==> flow/design.v <==
module    Prgm_Counter(clk, reset, PCsrc, address, PCreg);
input                 PCsrc, clk, reset;
input         [8 : 0] address;
output    reg [7 : 0] PCreg;
wire          [7 : 0] temp;
assign    temp = PCreg + 1;
always@(posedge clk, negedge reset)
begin
    if (reset == 0) begin
        PCreg = 0;
	end
    else begin
        if (PCsrc == 1)
            PCreg = temp + address;
        else
            PCreg = temp;
    end
end
endmodule
module ALU (ALUselect, ALUin1, ALUin2, ALUout);
    input		[3  : 0]	ALUselect;
    input		[15 : 0]	ALUin1, ALUin2;
    output	reg	[15 : 0]	ALUout;
    always@(*) 
    begin 
		if  (ALUselect == 0 || ALUselect == 5 || ALUselect == 7 || ALUselect == 8)
			ALUout = ALUin1 + ALUin2;
		else if (ALUselect == 1) 
			ALUout = ALUin1 << ALUin2;
		else if  (ALUselect == 2) 
			ALUout = ALUin1 >> ALUin2;
		else if (ALUselect == 3)
			ALUout = ALUin1 | ALUin2;
		else  if (ALUselect == 4)
			ALUout = ALUin1 & ALUin2;
		else if (ALUselect == 6)
			ALUout = ALUin2;
		else
			ALUout = 0;
    end
endmodule
module Control_Unit(clk, reset, inst_in, opCode, dst, src1, src2, shamt, iconst, jconst, regWrite, memWrite, PCsrc, memtoReg, ALUsrc);
input					clk, reset;
input		[15 : 0]	inst_in;
output		[3  : 0]	opCode;
output		[5  : 0]	iconst; 
output		[8  : 0]	jconst;
output		[2  : 0]	dst, src1, src2, shamt;
output	reg				regWrite, memWrite, PCsrc, memtoReg;  
output	reg	[1  : 0]	ALUsrc;  
assign	opCode	=	inst_in	[3  :  0];
assign	dst		=	inst_in	[6  :  4];
assign	src1	=	inst_in	[9  :  7];
assign	src2	=	inst_in	[12 : 10];
assign	shamt	=	inst_in	[15 : 13];
assign	iconst	=	inst_in	[15 : 10];
assign	jconst	=	inst_in	[12 :  4];
always@(*) begin
    if (reset == 0) begin
        regWrite	= 0;
        memWrite	= 0;
        PCsrc		= 0;
        memtoReg	= 0;
		ALUsrc		= 0;
    end  
    else begin  
        if (opCode < 4'b 1000)
            regWrite = 1'b 1;
        else
            regWrite = 1'b 0;
        if (opCode == 4'b 1000)
            memWrite = 1'b 1;
        else
            memWrite = 1'b 0;
        if (opCode == 4'b 1001)
            PCsrc = 1'b 1;
        else
            PCsrc = 1'b 0;
        if (opCode == 4'b 0111)
            memtoReg = 1'b 1;
        else
            memtoReg = 1'b 0;   
		if (opCode == 4'b 0101 || opCode == 4'b 0110 || opCode == 4'b 0111 || opCode == 4'b 1000)
			ALUsrc = 2'b 01;
		else if (opCode == 4'b 0001 || opCode == 4'b 0010)
			ALUsrc = 2'b 10;
		else
			ALUsrc = 2'b 00;
    end  
end
endmodule
module DataPath (clk, reset, ALUselect, dst, src1, src2, shamt, iconst, regWrite, memtoReg, memWrite, ALUsrc, reg0, reg1, reg2, reg3, reg4, reg5, reg6, reg7, dataMemValue0, dataMemValue1, dataMemValue2, dataMemValue3, dataMemValue4, dataMemValue5, dataMemValue6, dataMemValue7, ALUout, ALUin1, ALUin2, regDataIn);
output		[15 : 0]	reg0, reg1, reg2, reg3, reg4, reg5, reg6, reg7, dataMemValue0, dataMemValue1, dataMemValue2, dataMemValue3, dataMemValue4, dataMemValue5, dataMemValue6, dataMemValue7, ALUout, ALUin1;
output reg	[15 : 0]	ALUin2;
output reg	[15 : 0]	regDataIn;
input					clk, reset, regWrite, memtoReg, memWrite;
input		[1  : 0]	ALUsrc;
input		[2  : 0]	dst, src1, src2, shamt;
input  		[3  : 0]	ALUselect;
input		[5  : 0]	iconst;
reg			[127 : 0]	regFile;
reg			[511 : 0]	dataMem;
localparam	[511 : 0]	DMEM_RESET = {
	{19{16'd0}},
	16'b 0100, 16'b 0011, 16'b 0010, 16'b 0001, 16'b 0101,	 
	16'b 0101, 16'b 1100, 16'b 1000, 16'b 0011,				 
	16'b 0110, 16'b 0001, 16'b 0010, 16'b 0100				 
};
wire		[15 : 0]	nextData;
wire		[15 : 0]	memReadData;
wire		[15 : 0]	dstData;
wire					memInRange;
assign ALUin1	=	regFile[16*src1 +: 16];
assign dstData	=	regFile[16*dst +: 16];
ALU		DP1	(ALUselect, ALUin1, ALUin2, ALUout);
assign	  reg0 = regFile[  0 +: 16];
assign	  reg1 = regFile[ 16 +: 16];
assign    reg2 = regFile[ 32 +: 16];
assign    reg3 = regFile[ 48 +: 16];
assign    reg4 = regFile[ 64 +: 16];
assign    reg5 = regFile[ 80 +: 16];
assign    reg6 = regFile[ 96 +: 16];
assign    reg7 = regFile[112 +: 16];
assign	  dataMemValue0  = dataMem[  0 +: 16];
assign	  dataMemValue1  = dataMem[ 16 +: 16];
assign    dataMemValue2  = dataMem[ 32 +: 16];
assign    dataMemValue3  = dataMem[ 48 +: 16];
assign    dataMemValue4  = dataMem[ 64 +: 16];
assign    dataMemValue5  = dataMem[ 80 +: 16];
assign    dataMemValue6  = dataMem[ 96 +: 16];
assign    dataMemValue7  = dataMem[112 +: 16];
assign memInRange	=	(ALUout[15 : 5] == 11'd0);
assign memReadData	=	memInRange ? dataMem[16*ALUout[4 : 0] +: 16] : 16'd0;
assign nextData		=	(memtoReg == 1) ? memReadData : ALUout;
always@(posedge clk, negedge reset)
begin
	if (reset == 0) begin
		regFile	<=	128'd0;
		dataMem	<=	DMEM_RESET;
	end  
	else begin
		if (regWrite == 1)
			regFile[16*dst +: 16]			<=	nextData;
		if (memWrite == 1 && memInRange)
			dataMem[16*ALUout[4 : 0] +: 16]	<=	dstData;
	end  
end  
always@(posedge clk)
begin
	if (reset == 1)
		regDataIn	<=	nextData;
end
always@(*)
begin
	if (ALUsrc == 0)
		ALUin2	=	regFile[16*src2 +: 16];
	else if (ALUsrc == 1)
		ALUin2 = {10'd0, iconst};
	else if (ALUsrc == 2)
		ALUin2 = {13'd0, shamt};
	else
		ALUin2 = 16'd0;
end
endmodule
module	CPU(clk, reset, instr, pc, reg0, reg1, reg2, reg3, reg4, reg5, reg6, reg7, dataMemValue0, dataMemValue1, dataMemValue2, dataMemValue3, dataMemValue4, dataMemValue5, dataMemValue6, dataMemValue7, ALUout, ALUin1, ALUin2, regDataIn);
output	[15 : 0]	reg0, reg1, reg2, reg3, reg4, reg5, reg6, reg7, dataMemValue0, dataMemValue1, dataMemValue2, dataMemValue3, dataMemValue4, dataMemValue5, dataMemValue6, dataMemValue7, ALUout, ALUin1, ALUin2, regDataIn;
input				clk, reset;
input	[15 : 0]	instr;
output	[7  : 0]	pc;
wire	[7  : 0]	prgm_cntr;
wire 				PCsrc, regWrite, memWrite, memtoReg;
wire	[1  : 0]	ALUsrc;
wire 	[3  : 0]	opCode;
wire	[2	: 0]	dst, src1, src2, shamt;
wire	[5  : 0]	iconst;
wire	[8  : 0]	jconst;
assign pc		=	prgm_cntr;
Prgm_Counter	C1	(clk, reset, PCsrc, jconst, prgm_cntr);
Control_Unit	C2	(clk, reset, instr, opCode, dst, src1, src2, shamt, iconst, jconst, regWrite, memWrite, PCsrc, memtoReg, ALUsrc);
DataPath		C3	(clk, reset, opCode, dst, src1, src2, shamt, iconst, regWrite, memtoReg, memWrite, ALUsrc, reg0, reg1, reg2, reg3, reg4, reg5, reg6, reg7, dataMemValue0, dataMemValue1, dataMemValue2, dataMemValue3, dataMemValue4, dataMemValue5, dataMemValue6, dataMemValue7, ALUout, ALUin1, ALUin2, regDataIn);
endmodule
# Reports on CPU
# What the tools print for CPU, step after step.
# Lines are those of the file above, counted from 1.
# A cell with n/a has no value.
# setup
design	CPU
clock	clk
lib	sky130hd
corner	tt_025C_1v80

# Word-level counts
# Source: Yosys, flattened and elaborated, memories not mapped. Widths are those after wreduce; folded enables and synchronous resets count as part of the registers. Registers that Yosys merges into a memory's read port (data or address) are not register bits. Print and check cells do not count. Equal cells are merged and count once.
# bits
register_bits	664
input_bits	18
output_inout_bits	328
wordCells	73
# classes
add_sub_neg	5
n_cmp	1
n_eq	11
shifts	10
n_mux	23
bitwise	8
reduce_logical	11
# op_table
operator	count
16-bit by 33-bit variable shift with 512-bit output	1
16-bit by 33-bit variable shift with 512-bit output with constant A	1
512-bit by 10-bit variable part select with 16-bit output	1
512-bit bitwise AND	1
512-bit bitwise OR	1
512-bit NOT	1
128-bit by 8-bit variable part select with 16-bit output	3
16-bit two-way mux	9
128-bit bitwise AND	1
128-bit bitwise OR	1
128-bit NOT	1
16-bit by 33-bit variable shift with 128-bit output	1
16-bit by 33-bit variable shift with 128-bit output with constant A	1
7-bit negation with 33-bit output	1
9-bit negation with 33-bit output	1
16-bit adder	1
16-bit bitwise AND	1
16-bit bitwise OR	1
16-bit by 16-bit << shifter with 16-bit output	1
16-bit by 16-bit >> shifter with 16-bit output	1
4-bit by 3-bit == test with 1-bit output with constant B	4
11-bit logical NOT	1
4-bit by 2-bit == test with 1-bit output with constant B	2
4-bit == test with constant B	2
8-bit by 1-bit adder with 8-bit output with constant B	1
8-bit adder	1
8-bit two-way mux	1
1-bit two-way mux	8
# Other operator kinds: 11; their cells: 19.

# Logic depth
# Yosys ltp: most cells in a row. Word level: on the elaborated netlist, between registers, memories and ports. Mapped: between sequential cells and ports; inverters and the memories' decode and read muxes count.
# depth
ltp_word	21
abc_area	0
ltp_mapped	32
ltp_nobuf	23

# Mapped cells and area
# The flow's flattened synthesis, as Yosys stat reports it; memories are mapped. The netlist is that of the ABC_AREA named above (0 if unset); the other value can give another one.
# The area totals of this step are shown rounded.
# mapped
mapped_cells	3662
synth_area_um2	38540
sequential_area_um2	16720
ffs	664
buf_cells	406
# by_type
cell	count	area_total_um2
sky130_fd_sc_hd__dfrtp_1	629	1.57E+04
sky130_fd_sc_hd__mux2_2	291	3.28E+03
sky130_fd_sc_hd__mux2_1	258	2.91E+03
sky130_fd_sc_hd__nand2_1	591	2.22E+03
sky130_fd_sc_hd__mux4_2	65	1.46E+03
sky130_fd_sc_hd__buf_4	175	1313.76
sky130_fd_sc_hd__mux2i_1	113	1.13E+03
sky130_fd_sc_hd__nand3_1	125	625.6
sky130_fd_sc_hd__o21ai_0	118	590.566
sky130_fd_sc_hd__ha_1	46	575.552
sky130_fd_sc_hd__clkbuf_1	133	499.229
sky130_fd_sc_hd__dfstp_2	19	499.229
sky130_fd_sc_hd__edfxtp_1	16	480.461
sky130_fd_sc_hd__a22oi_1	63	472.954
sky130_fd_sc_hd__a21oi_1	90	450.432
sky130_fd_sc_hd__nor2_1	99	371.606
sky130_fd_sc_hd__o21ai_1	74	370.355
sky130_fd_sc_hd__buf_2	70	350.336
# Other cell types: 90; their cells: 687.
# By module: a second synthesis without flattening, with its own total; a netlist apart from the flattened one above.
# unflattened
hier_cells	3021
area_unflattened_um2	38910
# Rows give one instance, submodules left out.
# modules
module	instances	n_cells	area_um2	mod_seq_area_um2
DataPath	1	2496	34690	16520
ALU	1	403	3158	0.0
Prgm_Counter	1	78	745.7	200.2
Control_Unit	1	44	317.8	0.0
CPU	1	0	0.0	0.0

# Timing after synthesis
# Source: OpenSTA report_checks on the synthesized netlist (no wires, ideal clock, input and output delay 20% of the period each), path of least setup slack; recovery checks are left aside. Register names are those of the netlist, which keeps one name where synthesis merged equal registers.
# synth_path
kind	in2reg
from	input instr[9]
to	register C3.dataMem[454]
clock_period_ns	7.0
input_delay_ns	1.400
setup_ns	0.128
launch_ns	1.400
t_arrival_ns	7.130
required_ns	6.872
slack_ns	-0.258
delay_ns	5.858
stages	25
n_path_buf	7
synth_period_reached_ns	7.258
# "delay_ns" is the arrival time less input delay plus setup time.
# "stages": output pins that drive a net of the path, with the launching flip-flop's if there is one; two outputs of one cell count as two.
# "synth_period_reached_ns" = period - worst setup slack (recovery checks aside). The figure is calculated, with input and output delays left at 20% of the set period.
# Between the ends stands the longest chain of elaborated cells between them, by number of cells; it is not shown to be the way that was timed. Of several equally long chains one is given.
# Each line given opens the expression or statement behind the cell; cells for indexed reads and writes are added by Yosys, which also makes memories of some case tables.
# Where a signal picks the word or bit written, the line may be left out of the assigning lines.
# synth_between
path_cell_list	sky130_fd_sc_hd__clkbuf_1 > sky130_fd_sc_hd__buf_4 > sky130_fd_sc_hd__buf_2 > sky130_fd_sc_hd__mux4_2 > sky130_fd_sc_hd__mux2i_1 > sky130_fd_sc_hd__inv_1 > sky130_fd_sc_hd__ha_1 > sky130_fd_sc_hd__fa_1 > sky130_fd_sc_hd__nand2_1 > sky130_fd_sc_hd__o21ai_0 > sky130_fd_sc_hd__o21ai_1 > sky130_fd_sc_hd__a21oi_4 > sky130_fd_sc_hd__inv_2 > sky130_fd_sc_hd__buf_2 > sky130_fd_sc_hd__buf_1 > sky130_fd_sc_hd__buf_1 > sky130_fd_sc_hd__ha_1 > sky130_fd_sc_hd__and3_1 > sky130_fd_sc_hd__ha_1 > sky130_fd_sc_hd__nor2_2 > sky130_fd_sc_hd__o21ai_1 > sky130_fd_sc_hd__nor3b_1 > sky130_fd_sc_hd__nand2_2 > sky130_fd_sc_hd__buf_2 > sky130_fd_sc_hd__mux2_1
elab_chain_len	12
cells_between	19
cone_lines	14
classes_between	2 x add/sub; 5 x shift; 5 x mux; 5 x logic; 2 x reduce/logical
# synth_lines
item	line_no	rtl
start: declaration	168	input [15 : 0] instr;
128-bit by 8-bit variable part select with 16-bit output	113	assign ALUin1 = regFile[16*src1 +: 16];
16-bit bitwise AND	35	ALUout = ALUin1 & ALUin2;
16-bit two-way mux	34	else if (ALUselect == 4)
16-bit two-way mux	32	else if (ALUselect == 3)
16-bit two-way mux	30	else if (ALUselect == 2)
16-bit two-way mux	28	else if (ALUselect == 1)
16-bit two-way mux	26	if (ALUselect == 0 || ALUselect == 5 || ALUselect == 7 || ALUselect == 8)
9-bit negation with 33-bit output	145	dataMem[16*ALUout[4 : 0] +: 16] <= dstData;
16-bit by 33-bit variable shift with 512-bit output	145
512-bit NOT	145
512-bit bitwise AND	145
512-bit bitwise OR	145
end: assignment	139	dataMem <= DMEM_RESET;
end: declaration	102	reg [511 : 0] dataMem;
# Nets of the timed path that keep an RTL name, with a line that drives or declares them; the list need not be complete.
# synth_nets
signal	line_no
ALUin1[0]	113

# Worst path after layout
# Path of least setup slack in the final report of run A (OpenROAD, finished layout, wires in). Where an end is a register, its clock arrival counts in the times.
# layout_path
kind	in2out
from	input instr[11]
to	output ALUout[0]
clock_period_ns	10.2
input_delay_ns	2.04
out_delay_ns	2.04
launch_ns	2.04
t_arrival_ns	8.55
required_ns	8.16
slack_ns	-0.39
stages	15
n_path_buf	7
# Between the ends stands the longest chain of elaborated cells between them, by number of cells; it is not shown to be the way that was timed. Of several equally long chains one is given.
# layout_between
path_cell_list	sky130_fd_sc_hd__clkdlybuf4s50_1 > sky130_fd_sc_hd__buf_2 > sky130_fd_sc_hd__nor2_2 > sky130_fd_sc_hd__clkbuf_1 > sky130_fd_sc_hd__a22oi_1 > sky130_fd_sc_hd__o211ai_1 > sky130_fd_sc_hd__nand2_1 > sky130_fd_sc_hd__clkinv_1 > sky130_fd_sc_hd__buf_1 > sky130_fd_sc_hd__nand2_1 > sky130_fd_sc_hd__o221ai_1 > sky130_fd_sc_hd__nand2_1 > sky130_fd_sc_hd__buf_2 > sky130_fd_sc_hd__clkbuf_2 > sky130_fd_sc_hd__clkdlybuf4s50_1
elab_chain_len	8
cells_between	14
cone_lines	14
classes_between	1 x add/sub; 3 x shift; 8 x mux; 2 x logic
# layout_lines
item	line_no	rtl
start: declaration	168	input [15 : 0] instr;
128-bit by 8-bit variable part select with 16-bit output	156	ALUin2 = regFile[16*src2 +: 16];
16-bit two-way mux	155	if (ALUsrc == 0)
16-bit two-way mux	36	else if (ALUselect == 6)
16-bit two-way mux	34	else if (ALUselect == 4)
16-bit two-way mux	32	else if (ALUselect == 3)
16-bit two-way mux	30	else if (ALUselect == 2)
16-bit two-way mux	28	else if (ALUselect == 1)
16-bit two-way mux	26	if (ALUselect == 0 || ALUselect == 5 || ALUselect == 7 || ALUselect == 8)
end: declaration	166	output [15 : 0] reg0, reg1, reg2, reg3, reg4, reg5, reg6, reg7, dataMemValue0, dataMemValue1, dataMemValue2, d ...

==> runs of CPU <==
Module CPU, platform sky130hd: 3 stored runs of the flow (Yosys, OpenROAD) with differing settings, in no particular order. Input and output delays are each 20% of the period that was set; the output load is 0.01 pF.
By "timing.achieved_period_ns" is meant the clock period of the run minus its worst setup slack. This is arithmetic on one report: input and output delays are still those of the set period (20% each).
By "timing.worst_path_ns" is meant the share of the clock period that the worst setup path is allowed (20% is reserved at inputs, 20% at outputs), minus its slack. Clock arrival times at its registers enter into it.
"power.total_uw": no workload was simulated; the value follows from the tool's default switching activity.
The results are shown rounded.

Run A, flow files:
==> flow/run.sh <==
#!/bin/bash
# the make line also repeats the synthesis and layout settings of config.mk as NAME=value (left out here)
make -C /OpenROAD-flow-scripts/flow DESIGN_CONFIG=/design/flow/config.mk WORK_HOME=/design/flow/orfs CLKGATE_MAP_FILE= finish
==> flow/config.mk <==
export PLATFORM = sky130hd
export DESIGN_NAME = CPU
export DESIGN_NICKNAME = CPU
export VERILOG_FILES = /design/flow/design.v
export SDC_FILE = /design/flow/constraint.sdc
export NUM_CORES = 4
export LEC_CHECK = 0
export CAP_MARGIN = 35
export CORE_ASPECT_RATIO = 0.61
export CORE_MARGIN = 2
export CORE_UTILIZATION = 63
export CTS_CLUSTER_DIAMETER = 327
export GPL_ROUTABILITY_DRIVEN = 0
export GPL_TIMING_DRIVEN = 0
export HOLD_SLACK_MARGIN = -0.03
export MAX_ROUTING_LAYER = met4
export PLACE_DENSITY = 0.53
export SETUP_SLACK_MARGIN = -0.25
export SLEW_MARGIN = 40
export TNS_END_PERCENT = 90
==> flow/constraint.sdc <==
create_clock -name core_clock -period 10.2 [get_ports {clk}]
set_input_delay 2.0400 -clock core_clock [delete_from_list [all_inputs] [get_ports {clk}]]
set_output_delay 2.0400 -clock core_clock [all_outputs]
set_load 0.01 [all_outputs]

==> results of run A, as CSV <==
result,value
setup_ws_ns,-0.390
ws_hold_ns,0.489
timing.achieved_period_ns,10.590
timing.worst_path_ns,6.51
worstPathKind,"in2out"
util_frac,0.756
power.total_uw,7587
die_area_um2,63230
tns_ns,-4.787
finalCellArea_um2,45460
synthesis_area_um2,38540

Run B, flow files:
==> flow/run.sh <==
#!/bin/bash
# the make line also repeats the synthesis and layout settings of config.mk as NAME=value (left out here)
make -C /OpenROAD-flow-scripts/flow DESIGN_CONFIG=/design/flow/config.mk WORK_HOME=/design/flow/orfs CLKGATE_MAP_FILE= finish
==> flow/config.mk <==
export PLATFORM = sky130hd
export DESIGN_NAME = CPU
export DESIGN_NICKNAME = CPU
export VERILOG_FILES = /design/flow/design.v
export SDC_FILE = /design/flow/constraint.sdc
export NUM_CORES = 4
export LEC_CHECK = 0
export ABC_AREA = 1
export CAP_MARGIN = 35
export CELL_PAD_IN_SITES_GLOBAL_PLACEMENT = 2
export CORE_ASPECT_RATIO = 1.42
export CORE_MARGIN = 2
export CORE_UTILIZATION = 70
export CTS_CLUSTER_DIAMETER = 327
export GPL_ROUTABILITY_DRIVEN = 0
export GPL_TIMING_DRIVEN = 0
export HOLD_SLACK_MARGIN = -0.03
export MAX_ROUTING_LAYER = met4
export MIN_ROUTING_LAYER = met2
export PLACE_DENSITY = 0.53
export SETUP_SLACK_MARGIN = 0.93
export SLEW_MARGIN = 40
export TNS_END_PERCENT = 90
==> flow/constraint.sdc <==
create_clock -name core_clock -period 10.2 [get_ports {clk}]
set_input_delay 2.0400 -clock core_clock [delete_from_list [all_inputs] [get_ports {clk}]]
set_output_delay 2.0400 -clock core_clock [all_outputs]
set_load 0.01 [all_outputs]

Run B: stopped before the end: placement reported GPL-0301

Run C, flow files:
==> flow/run.sh <==
#!/bin/bash
# the make line also repeats the synthesis and layout settings of config.mk as NAME=value (left out here)
make -C /OpenROAD-flow-scripts/flow DESIGN_CONFIG=/design/flow/config.mk WORK_HOME=/design/flow/orfs CLKGATE_MAP_FILE= finish
==> flow/config.mk <==
export PLATFORM = sky130hd
export DESIGN_NAME = CPU
export DESIGN_NICKNAME = CPU
export VERILOG_FILES = /design/flow/design.v
export SDC_FILE = /design/flow/constraint.sdc
export NUM_CORES = 4
export LEC_CHECK = 0
export ABC_AREA = 1
export CAP_MARGIN = 20
export CORE_ASPECT_RATIO = 1.57
export CORE_MARGIN = 2
export CORE_UTILIZATION = 16
export MAX_ROUTING_LAYER = met4
export PLACE_DENSITY_LB_ADDON = 0.27
export SLEW_MARGIN = 20
==> flow/constraint.sdc <==
create_clock -name core_clock -period 7.0 [get_ports {clk}]
set_input_delay 1.4000 -clock core_clock [delete_from_list [all_inputs] [get_ports {clk}]]
set_output_delay 1.4000 -clock core_clock [all_outputs]
set_load 0.01 [all_outputs]

==> results of run C, as CSV <==
result,value
timing.achieved_period_ns,6.832
util_frac,0.211
tns_ns,0.000
synthesis_area_um2,41200
ws_hold_ns,0.482
setup_ws_ns,0.168
die_area_um2,261700
timing.worst_path_ns,4.03
worstPathKind,"in2out"
power.total_uw,13710
finalCellArea_um2,54100
